==> flow/design.v <==
module cfg_count_stat  #(
    parameter DATA_WIDTH = 1 
)(
    input                     clk,
    input                     rstn,
    input                     rd_count_mode,      
    input                     sample_mode,        
    input                     rd,
    input    [DATA_WIDTH-1:0] data_in,
    input                     data_in_vld,
    input                     wr,                 
    input    [31:0]           wr_data,
    output  reg [31:0]        data_out 
);
reg [31:0] data_tmp;
reg  data_in_r;
always @ (posedge clk)
begin
    if (!rstn)
        data_in_r <= 0;
    else
        data_in_r <= data_in;
end
always @ (posedge clk)
begin
    if (!rstn)
        data_out <= 0;
    else if(rd)begin
        if (sample_mode)
            if (data_in_vld)
                data_out <= data_tmp + data_in;
            else
                data_out <= data_tmp;
        else
            data_out <= data_tmp ;
    end
end
always @ (posedge clk)
begin
    if (!rstn)
        data_tmp <= 0;
    else if (wr)
        data_tmp <= wr_data;
    else if(data_in_vld)begin
        case ({rd,rd_count_mode,sample_mode})
        3'b000: data_tmp <= data_tmp + (data_in && !data_in_r);
        3'b001: data_tmp <= data_tmp + data_in;
        3'b010: data_tmp <= data_tmp + (data_in && !data_in_r);
        3'b011: data_tmp <= data_tmp + data_in;
        3'b100: data_tmp <= 0; 
        3'b101: data_tmp <= 0;
        3'b110: data_tmp <= data_tmp + (data_in && !data_in_r);
        3'b111: data_tmp <= data_tmp + data_in;
        endcase
    end
    else if (rd && !rd_count_mode) begin
        data_tmp <= 0;
    end
end
endmodule
module cfg#(
    parameter ADDR_WIDTH = 32,
    parameter DATA_WIDTH = 32
)(
    input                             clk          ,
    input                             rstn         ,
    input        [ADDR_WIDTH - 1 : 0] addr         ,
    input        [DATA_WIDTH - 1 : 0] wdata        ,
    output  reg  [DATA_WIDTH - 1 : 0] rdata        ,
    output  reg                       rdata_vld    ,
    input                             wr           ,
    input                             rd           ,
    output  reg  [DATA_WIDTH - 1 : 0] addr_0_2     ,
    output  reg  [DATA_WIDTH - 1 : 0] addr_0_3     ,
    output  reg  [DATA_WIDTH - 1 : 0] addr_0_4     ,
    output  reg  [DATA_WIDTH - 1 : 0] addr_1_0     ,
    output  reg  [DATA_WIDTH - 1 : 0] addr_1_1     ,
    output  reg  [DATA_WIDTH - 1 : 0] addr_1_2     ,
    output  reg  [DATA_WIDTH - 1 : 0] addr_1_3     ,
    output  reg  [DATA_WIDTH - 1 : 0] addr_1_4     ,
    input        [DATA_WIDTH - 1 : 0] addr_2_0     ,
    input        [DATA_WIDTH - 1 : 0] addr_2_1     ,
    input        [DATA_WIDTH - 1 : 0] addr_2_2     ,
    input        [DATA_WIDTH - 1 : 0] addr_2_3      
);
localparam  RD_COUNT_MODE_0   = 6'h0  ;   
localparam  SAMPLE_MODE_0   = 6'h1  ;   
localparam  ADDR_0_2   = 6'h2  ;   
localparam  ADDR_0_3   = 6'h3  ;   
localparam  ADDR_0_4   = 6'h4  ;   
localparam  ADDR_1_0   = 6'h10  ;   
localparam  ADDR_1_1   = 6'h11  ;   
localparam  ADDR_1_2   = 6'h12  ;   
localparam  ADDR_1_3   = 6'h13  ;   
localparam  ADDR_1_4   = 6'h14  ;   
localparam  ADDR_2_0   = 6'h20  ;   
localparam  ADDR_2_1   = 6'h21  ;   
localparam  ADDR_2_2   = 6'h22  ;   
localparam  ADDR_2_3   = 6'h23  ;   
reg rd_count_mode;
reg sample_mode;
reg rdata_vld_r ;
reg rd_r;
reg [31:0]  addr_r;
reg [DATA_WIDTH - 1 : 0] addr_2_3_cnt;      
always @ (posedge clk)
begin
    rd_r <= rd ;
    addr_r   <= addr ;
end
always @ (posedge clk)
begin
    rdata_vld_r <= rd ;
    rdata_vld   <= rdata_vld_r ;
end
always @ (posedge clk)
begin
    if (!rstn)begin
        rd_count_mode  <= 1'h0 ;
        sample_mode  <= 1'h0 ;
        addr_0_2  <= 32'h0 ;
        addr_0_3  <= 32'h0 ;
        addr_0_4  <= 32'h0 ;
        addr_1_0  <= 32'h0 ;
        addr_1_1  <= 32'h0 ;
        addr_1_2  <= 32'h0 ;
        addr_1_3  <= 32'h0 ;
        addr_1_4  <= 32'h0 ;
    end
    else if (wr) begin
        case (addr[5:0])
            RD_COUNT_MODE_0 :
                rd_count_mode <= wdata[0] ;
            SAMPLE_MODE_0 :
                sample_mode <= wdata[0] ;
            ADDR_0_2 :
                addr_0_2 <= wdata ;
            ADDR_0_3 :
                addr_0_3 <= wdata ;
            ADDR_0_4 :
                addr_0_4 <= wdata ;
            ADDR_1_0 :
                addr_1_0 <= wdata ;
            ADDR_1_1 :
                addr_1_1 <= wdata ;
            ADDR_1_2 :
                addr_1_2 <= wdata ;
            ADDR_1_3 :
                addr_1_3 <= wdata ;
            ADDR_1_4 :
                addr_1_4 <= wdata ;
        endcase
    end
end
always @ (posedge clk)
begin
    if (!rstn) begin
        rdata <= 32'b0;
    end
    else if (rd_r) begin
        case (addr_r[5:0])
            RD_COUNT_MODE_0:
                rdata <= {31'b0,rd_count_mode};
            SAMPLE_MODE_0:
                rdata <= {31'b0,sample_mode};
            ADDR_0_2:
                rdata <= addr_0_2;
            ADDR_0_3:
                rdata <= addr_0_3;
            ADDR_0_4:
                rdata <= addr_0_4;
            ADDR_1_0:
                rdata <= addr_1_0;
            ADDR_1_1:
                rdata <= addr_1_1;
            ADDR_1_2:
                rdata <= addr_1_2;
            ADDR_1_3:
                rdata <= addr_1_3;
            ADDR_1_4:
                rdata <= addr_1_4;
            ADDR_2_0:
                rdata <= addr_2_0;
            ADDR_2_1:
                rdata <= addr_2_1;
            ADDR_2_2:
                rdata <= addr_2_2;
            ADDR_2_3:
                rdata <= addr_2_3_cnt;
            default :
                rdata <= 32'hf0f0f0f0;
        endcase
    end
end
wire addr_2_3_rd;
assign addr_2_3_rd = (addr[5:0] == ADDR_2_3 ) ? rd : 1'b0;
cfg_count_stat  addr_2_3_stat(
    .clk(clk),
    .rstn(rstn),
    .rd_count_mode(rd_count_mode),
    .sample_mode(sample_mode),
    .rd(addr_2_3_rd),
    .data_in(addr_2_3[0]),
    .data_in_vld(1'b1),
    .wr(wr && (addr[5:0] == ADDR_2_3)),
    .wr_data(wdata),
    .data_out(addr_2_3_cnt) 
);
endmodule
module cfg_test#(
    parameter DATA_WIDTH = 32
)(
    input clk,
    input rstn,
    input        [DATA_WIDTH - 1 : 0] in_0_2     ,
    input        [DATA_WIDTH - 1 : 0] in_0_3     ,
    input        [DATA_WIDTH - 1 : 0] in_0_4     ,
    input        [DATA_WIDTH - 1 : 0] in_1_0     ,
    input        [DATA_WIDTH - 1 : 0] in_1_1     ,
    input        [DATA_WIDTH - 1 : 0] in_1_2     ,
    input        [DATA_WIDTH - 1 : 0] in_1_3     ,
    input        [DATA_WIDTH - 1 : 0] in_1_4     ,
    output       [DATA_WIDTH - 1 : 0] out_2_0     ,
    output       [DATA_WIDTH - 1 : 0] out_2_1     ,
    output       [DATA_WIDTH - 1 : 0] out_2_2     ,
    output       [DATA_WIDTH - 1 : 0] out_2_3      
);
reg [18:0] cnt;
reg [31:0] reg_0_2;
reg [31:0] reg_2_0;
assign out_2_1 = 1'b1;
assign out_2_2 = 1'b0;
assign out_2_0 = reg_2_0;
always @ (posedge clk)
begin
    if (!rstn)
        reg_0_2 <= 0;
    else
        reg_0_2 <= in_0_2;
end
always @ (posedge clk)
begin
    if (!rstn)
        reg_2_0 <= 0;
    else
        reg_2_0 <= reg_0_2 + 1;
end
always @ (posedge clk)
begin
    if (!rstn)
        cnt <= 0;
    else 
        cnt <= cnt +1;
end
assign out_2_3 = (cnt <100) ? 1'b0 :1'b1;
endmodule
module cfg_test_top(
    input clk ,
    input rstn ,
    input        [32 - 1 : 0] addr         ,
    input        [32 - 1 : 0] wdata        ,
    output       [32 - 1 : 0] rdata        ,
    output                    rdata_vld    ,
    input                     wr           ,
    input                     rd            
);
wire [31:0] in_0_2   ;
wire [31:0] in_0_3   ;
wire [31:0] in_0_4   ;
wire [31:0] in_1_0   ;
wire [31:0] in_1_1   ;
wire [31:0] in_1_2   ;
wire [31:0] in_1_3   ;
wire [31:0] in_1_4   ;
wire [31:0] out_2_0  ;
wire [31:0] out_2_1  ;
wire [31:0] out_2_2  ;
wire [31:0] out_2_3  ;
cfg_test cfg_test_u0(
    .clk        ( clk       ),
    .rstn       ( rstn      ),
    .in_0_2     ( in_0_2    ),
    .in_0_3     ( in_0_3    ),
    .in_0_4     ( in_0_4    ),
    .in_1_0     ( in_1_0    ),
    .in_1_1     ( in_1_1    ),
    .in_1_2     ( in_1_2    ),
    .in_1_3     ( in_1_3    ),
    .in_1_4     ( in_1_4    ),
    .out_2_0    ( out_2_0   ),
    .out_2_1    ( out_2_1   ),
    .out_2_2    ( out_2_2   ),
    .out_2_3    ( out_2_3   )  
);
cfg cfg_u0(
    .clk          (clk         ),
    .rstn         (rstn        ),
    .addr         (addr        ),
    .wdata        (wdata       ),
    .rdata        (rdata       ),
    .rdata_vld    (rdata_vld   ),
    .wr           (wr          ),
    .rd           (rd          ),
    .addr_0_2     (in_0_2     ),
    .addr_0_3     (in_0_3     ),
    .addr_0_4     (in_0_4     ),
    .addr_1_0     (in_1_0     ),
    .addr_1_1     (in_1_1     ),
    .addr_1_2     (in_1_2     ),
    .addr_1_3     (in_1_3     ),
    .addr_1_4     (in_1_4     ),
    .addr_2_0     (out_2_0    ),
    .addr_2_1     (out_2_1    ),
    .addr_2_2     (out_2_2    ),
    .addr_2_3     (out_2_3    ) 
);
endmodule
==> reports on cfg_test_top <==
## Tool chain data of cfg_test_top

Tool output for the design above before and after an edit, in the order of the flow.
Lines under "unedited" count in the file above, lines under "edited" in the edited file.
"change": "edited" minus "unedited" as printed here. "rel. change": 100 x difference / "unedited".
Operators carry their Yosys type and port widths (W data, S select, Z words).
Cell names lack the library's common part.
Not given: -

| inputs | value |
|---|---|
| design top | cfg_test_top |
| clock port | clk |
| standard-cell library | sky130hd |
| library corner | tt_025C_1v80 |

## Edit of the RTL

Unified diff, file above to edited file.
The edited RTL no longer does the same as the RTL above: the edit was made by script, with no optimisation intended.

```diff
@@ -258,5 +258,5 @@
     input clk ,
     input rstn ,
-    input        [32 - 1 : 0] addr         ,
+    input        [32 - 1 : 0] addr_in         ,
     input        [32 - 1 : 0] wdata        ,
     output       [32 - 1 : 0] rdata        ,
@@ -265,4 +265,6 @@
     input                     rd            
 );
+reg [32 - 1 : 0] addr;
+always @(posedge clk) addr <= addr_in;
 wire [31:0] in_0_2   ;
 wire [31:0] in_0_3   ;
```

## Word-level counts

Source: Yosys, flattened and elaborated, memories not mapped. Widths are those after wreduce. Registers that Yosys merges into a memory's read port (data or address) are not register bits. Print and check cells do not count. Equal cells are merged and count once.

Operators by class:

| what | unedited | edited | change | rel. change (%) |
|---|---|---|---|---|
| $add $sub $neg | 4 | 4 | 0 | 0.00 |
| $mul | 0 | 0 | 0 | - |
| div/mod/pow operators | 0 | 0 | 0 | - |
| $lt $le $gt $ge | 1 | 1 | 0 | 0.00 |
| equal/unequal tests | 30 | 30 | 0 | 0.00 |
| shifts and indexed selects | 0 | 0 | 0 | - |
| mux-type cells | 6 | 6 | 0 | 0.00 |
| bitwise operators | 0 | 0 | 0 | - |
| reduce/logical cells | 19 | 19 | 0 | 0.00 |

Operators by type and width:

| cell | unedited | edited | change | rel. change (%) |
|---|---|---|---|---|
| $eq A6 B5 Y1 const B | 10 | 10 | 0 | 0.00 |
| $reduce_and A2 Y1 | 10 | 10 | 0 | 0.00 |
| $eq A6 B6 Y1 const B | 5 | 5 | 0 | 0.00 |
| $eq A3 B3 Y1 const B | 4 | 4 | 0 | 0.00 |
| $eq A6 B2 Y1 const B | 4 | 4 | 0 | 0.00 |
| $add A32 B1 Y32 | 2 | 2 | 0 | 0.00 |
| $eq A3 B2 Y1 const B | 2 | 2 | 0 | 0.00 |
| $eq A6 B1 Y1 const B | 2 | 2 | 0 | 0.00 |
| $eq A6 B3 Y1 const B | 2 | 2 | 0 | 0.00 |
| $logic_and A1 B1 Y1 | 2 | 2 | 0 | 0.00 |
| $logic_not A6 Y1 | 2 | 2 | 0 | 0.00 |
| $mux W1 | 2 | 2 | 0 | 0.00 |
| $mux W32 | 2 | 2 | 0 | 0.00 |
| $reduce_or A3 Y1 | 2 | 2 | 0 | 0.00 |
| $add A19 B1 Y19 const B | 1 | 1 | 0 | 0.00 |
| $add A32 B1 Y32 const B | 1 | 1 | 0 | 0.00 |
| $eq A3 B1 Y1 const B | 1 | 1 | 0 | 0.00 |
| $logic_not A1 Y1 | 1 | 1 | 0 | 0.00 |
| $logic_not A3 Y1 | 1 | 1 | 0 | 0.00 |
| $lt A19 B7 Y1 const B | 1 | 1 | 0 | 0.00 |
| $pmux W32 S14 | 1 | 1 | 0 | 0.00 |
| $pmux W32 S3 | 1 | 1 | 0 | 0.00 |
| $reduce_or A2 Y1 | 1 | 1 | 0 | 0.00 |

Word-level totals:

| what | unedited | edited | change | rel. change (%) |
|---|---|---|---|---|
| register bits | 446 | 452 | +6 | +1.35 |
| latch bits | 0 | 0 | 0 | - |
| RAM bits | 0 | 0 | 0 | - |
| memory bits (read-only) | 0 | 0 | 0 | - |
| clocked read ports x word width | 0 | 0 | 0 | - |
| memories kept | 0 | 0 | 0 | - |
| input bits | 68 | 68 | 0 | 0.00 |
| output and inout bits | 33 | 33 | 0 | 0.00 |
| word-level cells | 80 | 81 | +1 | +1.25 |

## Depth

Yosys ltp: most cells in a row. Word level: on the elaborated netlist, between registers, memories and ports. Mapped: between sequential cells and ports; inverters and the memories' decode and read muxes count.

Depth:

| what | unedited | edited | change | rel. change (%) |
|---|---|---|---|---|
| depth in word-level cells | 6 | 6 | 0 | 0.00 |
| ABC_AREA | 0 | 0 | - | - |
| mapped depth | 11 | 10 | -1 | -9.09 |
| depth with buffers taken out | 10 | 10 | 0 | 0.00 |

## Mapped cells and area

Source: synth_stat.txt of the flow (Yosys; design flattened, memories mapped). It holds for the ABC_AREA given above (unset counts as 0); a run with the other value may have another netlist.

Cell types:

| type | unedited | edited | change | rel. change (%) |
|---|---|---|---|---|
| and3_1 | 59 | 10 | -49 | -83.05 |
| xor2_1 | 33 | 72 | +39 | +118.18 |
| a221oi_1 | 16 | 39 | +23 | +143.75 |
| a211oi_1 | 38 | 17 | -21 | -55.26 |
| clkbuf_1 | 180 | 197 | +17 | +9.44 |
| a22o_1 | 48 | 31 | -17 | -35.42 |
| a2111oi_0 | 17 | 0 | -17 | -100.00 |
| nor2_1 | 88 | 104 | +16 | +18.18 |
| buf_2 | 26 | 10 | -16 | -61.54 |
| a222oi_1 | 16 | 32 | +16 | +100.00 |
| a221o_1 | 0 | 15 | +15 | - |
| a22oi_1 | 54 | 65 | +11 | +20.37 |
| a31oi_1 | 24 | 15 | -9 | -37.50 |
| o211ai_1 | 7 | 0 | -7 | -100.00 |
| o31a_1 | 7 | 0 | -7 | -100.00 |
| nand2_1 | 587 | 581 | -6 | -1.02 |
| dfxtp_1 | 446 | 452 | +6 | +1.35 |
| or4_1 | 11 | 5 | -6 | -54.55 |

Not every row of either side is listed.

Synthesis totals:

| what | unedited | edited | change | rel. change (%) |
|---|---|---|---|---|
| mapped cells | 2352 | 2302 | -50 | -2.13 |
| synthesis area (µm²) | 18995.7 | 18738.0 | -257.7 | -1.36 |
| sequential area (µm²) | 8928.6 | 9048.7 | +120.1 | +1.35 |
| flip-flops | 446 | 452 | +6 | +1.35 |
| buffers | 218 | 220 | +2 | +0.92 |

By module: a second synthesis without flattening, with its own total; a netlist apart from the flattened one above.

Second synthesis, totals:

| what | unedited | edited | change | rel. change (%) |
|---|---|---|---|---|
| cells (unflattened synthesis) | 2543 | 2575 | +32 | +1.26 |
| area total of the unflattened synthesis (µm²) | 20980.1 | 21620.7 | +640.6 | +3.05 |

Rows give one instance, submodules left out.

Modules, unedited:

| module | times used | cells | area (µm²) | sequential area (µm²) |
|---|---|---|---|---|
| cfg | 1 | 1609 | 13025.0 | 5965.7 |
| cfg_count_stat | 1 | 496 | 4045.1 | 1301.2 |
| cfg_test | 1 | 438 | 3910.0 | 1661.6 |
| cfg_test_top | 1 | 0 | 0.0 | 0.0 |

Modules, edited:

| module | times used | cells | area (µm²) | sequential area (µm²) |
|---|---|---|---|---|
| cfg | 1 | 1609 | 13025.0 | 5965.7 |
| cfg_count_stat | 1 | 496 | 4045.1 | 1301.2 |
| cfg_test | 1 | 438 | 3910.0 | 1661.6 |
| cfg_test_top | 1 | 32 | 640.6 | 640.6 |

## Path before layout

Path of least setup slack by OpenSTA after synthesis, without wires, with an ideal clock, recovery checks aside; 20% of the period is set as input and as output delay. Where synthesis merged equal registers, the netlist keeps one of their names.

Path post-synthesis:

| what | unedited | edited | change | rel. change (%) |
|---|---|---|---|---|
| path type | input to register | input to register | - | - |
| start point | input addr[3] | input wr | - | - |
| end point | register cfg_u0.addr_2_3_stat.data_tmp[23] | register cfg_u0.addr_0_3[1] | - | - |
| period (ps) | 5000 | 5000 | 0 | 0.00 |
| input delay (ps) | 1000 | 1000 | 0 | 0.00 |
| library setup time (ps) | 62 | 70 | +8 | - |
| launch time at the first pin (ps) | 1000 | 1000 | 0 | 0.00 |
| data arrival time (ps) | 2301 | 2278 | -23 | -1.00 |
| required time (ps) | 4938 | 4930 | -8 | -0.16 |
| setup slack (ps) | 2637 | 2652 | +15 | - |
| path delay (ps) | 1363 | 1348 | -15 | -1.10 |
| stages on the path | 7 | 6 | -1 | -14.29 |
| buffers on the path | 2 | 2 | 0 | 0.00 |
| synthesis period reached (ps) | 2363 | 2348 | -15 | -0.63 |

"path delay" = arrival - input delay + setup time.
"stages on the path" counts driving pins, that of a launching flip-flop among them; a cell with two outputs on the path counts twice.
"synthesis period reached" = period - worst setup slack (recovery checks aside). The figure is calculated, with input and output delays left at 20% of the set period.
Between the ends stands the longest chain of elaborated cells between them, by number of cells; it is not shown to be the way that was timed. Of several equally long chains one is given.
A line is the first line of the expression or statement that the cell stems from. Yosys adds cells for indexed reads and writes and turns some case tables into memories.
At most two assigning lines are given for a register; there are more.

| between the ends, post-synthesis, unedited | value |
|---|---|
| path through | nor4bb_1 -> buf_2 -> nand3_1 -> nor2_1 -> clkbuf_1 -> nand2_1 -> nand3_1 |
| cells in the longest elaborated chain | 6 |
| elaborated cells on any way between the ends | 16 |
| those cells by class | eq/ne: 8; mux: 3; reduce/logical: 5 |

RTL lines, path post-synthesis, unedited:

| what | line | RTL |
|---|---|---|
| start, declared | 260 | `input        [32 - 1 : 0] addr         ,` |
| $eq A6 B6 Y1 | 196 | `assign addr_2_3_rd = (addr[5:0] == ADDR_2_3 ) ? rd : 1'b0;` |
| $mux W1 | 196 |  |
| $eq A3 B3 Y1 | 45 | `case ({rd,rd_count_mode,sample_mode})` |
| $reduce_or A3 Y1 | - |  |
| $pmux W32 S3 | 45 |  |
| $mux W32 | 42 | `else if (wr)` |
| end, assigned | 43 | `data_tmp <= wr_data;` |
| end, assigned | 46 | `3'b000: data_tmp <= data_tmp + (data_in && !data_in_r);` |
| end, declared | 15 | `reg [31:0] data_tmp;` |

| between the ends, post-synthesis, edited | value |
|---|---|
| path through | nor3b_1 -> nor2b_1 -> clkbuf_1 -> clkbuf_1 -> nand2_1 -> a21oi_1 |
| cells in the longest elaborated chain | 1 |
| elaborated cells on any way between the ends | 1 |
| source lines of those cells | 0 |
| those cells by class | reduce/logical: 1 |

RTL lines, path post-synthesis, edited:

| what | line | RTL |
|---|---|---|
| start, declared | 264 | `input                     wr           ,` |
| $reduce_and A2 Y1 | - |  |
| end, assigned | 122 | `addr_0_3  <= 32'h0 ;` |
| end, assigned | 139 | `addr_0_3 <= wdata ;` |
| end, declared | 74 | `output  reg  [DATA_WIDTH - 1 : 0] addr_0_3     ,` |

## Path in the finished layout

Path of least setup slack in the final report of each run of set A (OpenROAD, finished layout, wires in). Where an end is a register, its clock arrival counts in the times.
The path's times are printed in steps of 10 ps; the period is the one set.

Path after layout:

| what | unedited | edited | change | rel. change (%) |
|---|---|---|---|---|
| path type | input to register | register to register | - | - |
| start point | input addr[0] | register cfg_u0.addr_2_3_stat.data_tmp[13] | - | - |
| end point | register cfg_u0.addr_2_3_stat.data_tmp[22] | register cfg_u0.addr_2_3_stat.data_out[26] | - | - |
| period (ps) | 5000 | 5000 | 0 | 0.00 |
| input delay (ps) | 1000 | - | - | - |
| library setup time (ps) | 80 | 140 | +60 | - |
| launch time at the first pin (ps) | 1000 | 570 | -430 | -43.00 |
| data arrival time (ps) | 3950 | 3570 | -380 | -9.62 |
| required time (ps) | 5490 | 5440 | -50 | -0.91 |
| setup slack (ps) | 1540 | 1870 | +330 | - |
| stages on the path | 7 | 7 | 0 | 0.00 |
| buffers on the path | 2 | 0 | -2 | -100.00 |

Between the ends stands the longest chain of elaborated cells between them, by number of cells; it is not shown to be the way that was timed. Of several equally long chains one is given.
At most two assigning lines are given for a register; there are more.

| between the ends, after layout, unedited | value |
|---|---|
| path through | clkdlybuf4s50_1 -> nor4bb_2 -> buf_4 -> nand3_1 -> nor2_1 -> nand2_1 -> o21ai_0 |
| cells in the longest elaborated chain | 6 |
| elaborated cells on any way between the ends | 16 |
| those cells by class | eq/ne: 8; mux: 3; reduce/logical: 5 |

RTL lines, path after layout, unedited:

| what | line | RTL |
|---|---|---|
| start, declared | 260 | `input        [32 - 1 : 0] addr         ,` |
| $eq A6 B6 Y1 | 196 | `assign addr_2_3_rd = (addr[5:0] == ADDR_2_3 ) ? rd : 1'b0;` |
| $mux W1 | 196 |  |
| $eq A3 B3 Y1 | 45 | `case ({rd,rd_count_mode,sample_mode})` |
| $reduce_or A3 Y1 | - |  |
| $pmux W32 S3 | 45 |  |
| $mux W32 | 42 | `else if (wr)` |
| end, assigned | 43 | `data_tmp <= wr_data;` |
| end, assigned | 46 | `3'b000: data_tmp <= data_tmp + (data_in && !data_in_r);` |
| end, declared | 15 | `reg [31:0] data_tmp;` |

| between the ends, after layout, edited | value |
|---|---|
| path through | dfxtp_1 -> nand4_1 -> or4_1 -> or3_1 -> or3_1 -> xor2_1 -> a21oi_1 |
| cells in the longest elaborated chain | 2 |
| elaborated cells on any way between the ends | 2 |
| those cells by class | add/sub: 1; mux: 1 |

RTL lines, path after layout, edited:

| what | line | RTL |
|---|---|---|
| start, declared | 15 | `reg [31:0] data_tmp;` |
| start, assigned | 43 | `data_tmp <= wr_data;` |
| start, assigned | 46 | `3'b000: data_tmp <= data_tmp + (data_in && !data_in_r);` |
| $add A32 B1 Y32 | 31 | `data_out <= data_tmp + data_in;` |
| $mux W32 | 29 | `if (sample_mode)` |
| end, assigned | 31 |  |
| end, assigned | 33 | `data_out <= data_tmp;` |
| end, declared | 13 | `output  reg [31:0]        data_out` |

## Layout results

Runs of the flow (Yosys, OpenROAD) on both versions; the two runs of a pair have the same settings. The constraints put input and output delay at 20% of the set period each and load the outputs with 0.01 pF.

| flow settings, set A | value |
|---|---|
| CORE_UTILIZATION | 40 |
| period_ns | 5.0 |
| CAP_MARGIN | 20 |
| CORE_MARGIN | 2 |
| SLEW_MARGIN | 20 |

Final reports, set A:

| what | unedited | edited | change | rel. change (%) |
|---|---|---|---|---|
| chip area in the Yosys report (µm²) | 18995.7 | 18738.0 | -257.7 | -1.36 |
| total die area (µm²) | 49248.5 | 48591.6 | -656.9 | -1.33 |
| standard-cell area of the final layout (µm²) | 21605.7 | 21369.2 | -236.5 | -1.09 |
| setup slack of the worst path (ps) | 1542 | 1868 | +326 | - |
| total negative slack (ps) | 0 | 0 | 0 | - |
| worst hold slack in the final report (ps) | 450 | 394 | -56 | - |
| power consumption (mW) | 7.538 | 7.441 | -0.097 | -1.29 |
| period achieved (ps) | 3458 | 3132 | -326 | -9.43 |

| flow settings, set B | value |
|---|---|
| ABC_AREA | 0 |
| CELL_PAD_IN_SITES_DETAIL_PLACEMENT | 1 |
| CORE_UTILIZATION | 58 |
| CTS_CLUSTER_SIZE | 68 |
| MAX_ROUTING_LAYER | met5 |
| MIN_ROUTING_LAYER | met1 |
| PLACE_DENSITY_LB_ADDON | 0.22 |
| SETUP_SLACK_MARGIN | 0.23 |
| period_ns | 3.3 |
| CAP_MARGIN | 20 |
| CORE_MARGIN | 2 |
| SLEW_MARGIN | 20 |

Final reports, set B:

| what | unedited | edited | change | rel. change (%) |
|---|---|---|---|---|
| chip area in the Yosys report (µm²) | 18995.7 | 18738.0 | -257.7 | -1.36 |
| total die area (µm²) | 34215.8 | 33760.4 | -455.4 | -1.33 |
| standard-cell area of the final layout (µm²) | 21725.8 | 21538.2 | -187.6 | -0.86 |
| setup slack of the worst path (ps) | 74 | 13 | -61 | - |
| total negative slack (ps) | 0 | 0 | 0 | - |
| worst hold slack in the final report (ps) | 463 | 463 | 0 | - |
| power consumption (mW) | 12.016 | 11.793 | -0.223 | -1.86 |
| period achieved (ps) | 3226 | 3287 | +61 | +1.89 |

"period achieved": clock period set for the run, less the worst setup slack. It is reckoned from that one timing run; input and output delays stay at 20% of the period that was set.
By "power consumption" is meant OpenSTA's value without simulated activity: inputs other than the clock are taken to toggle once in ten clock periods, and the tool carries that through the logic.
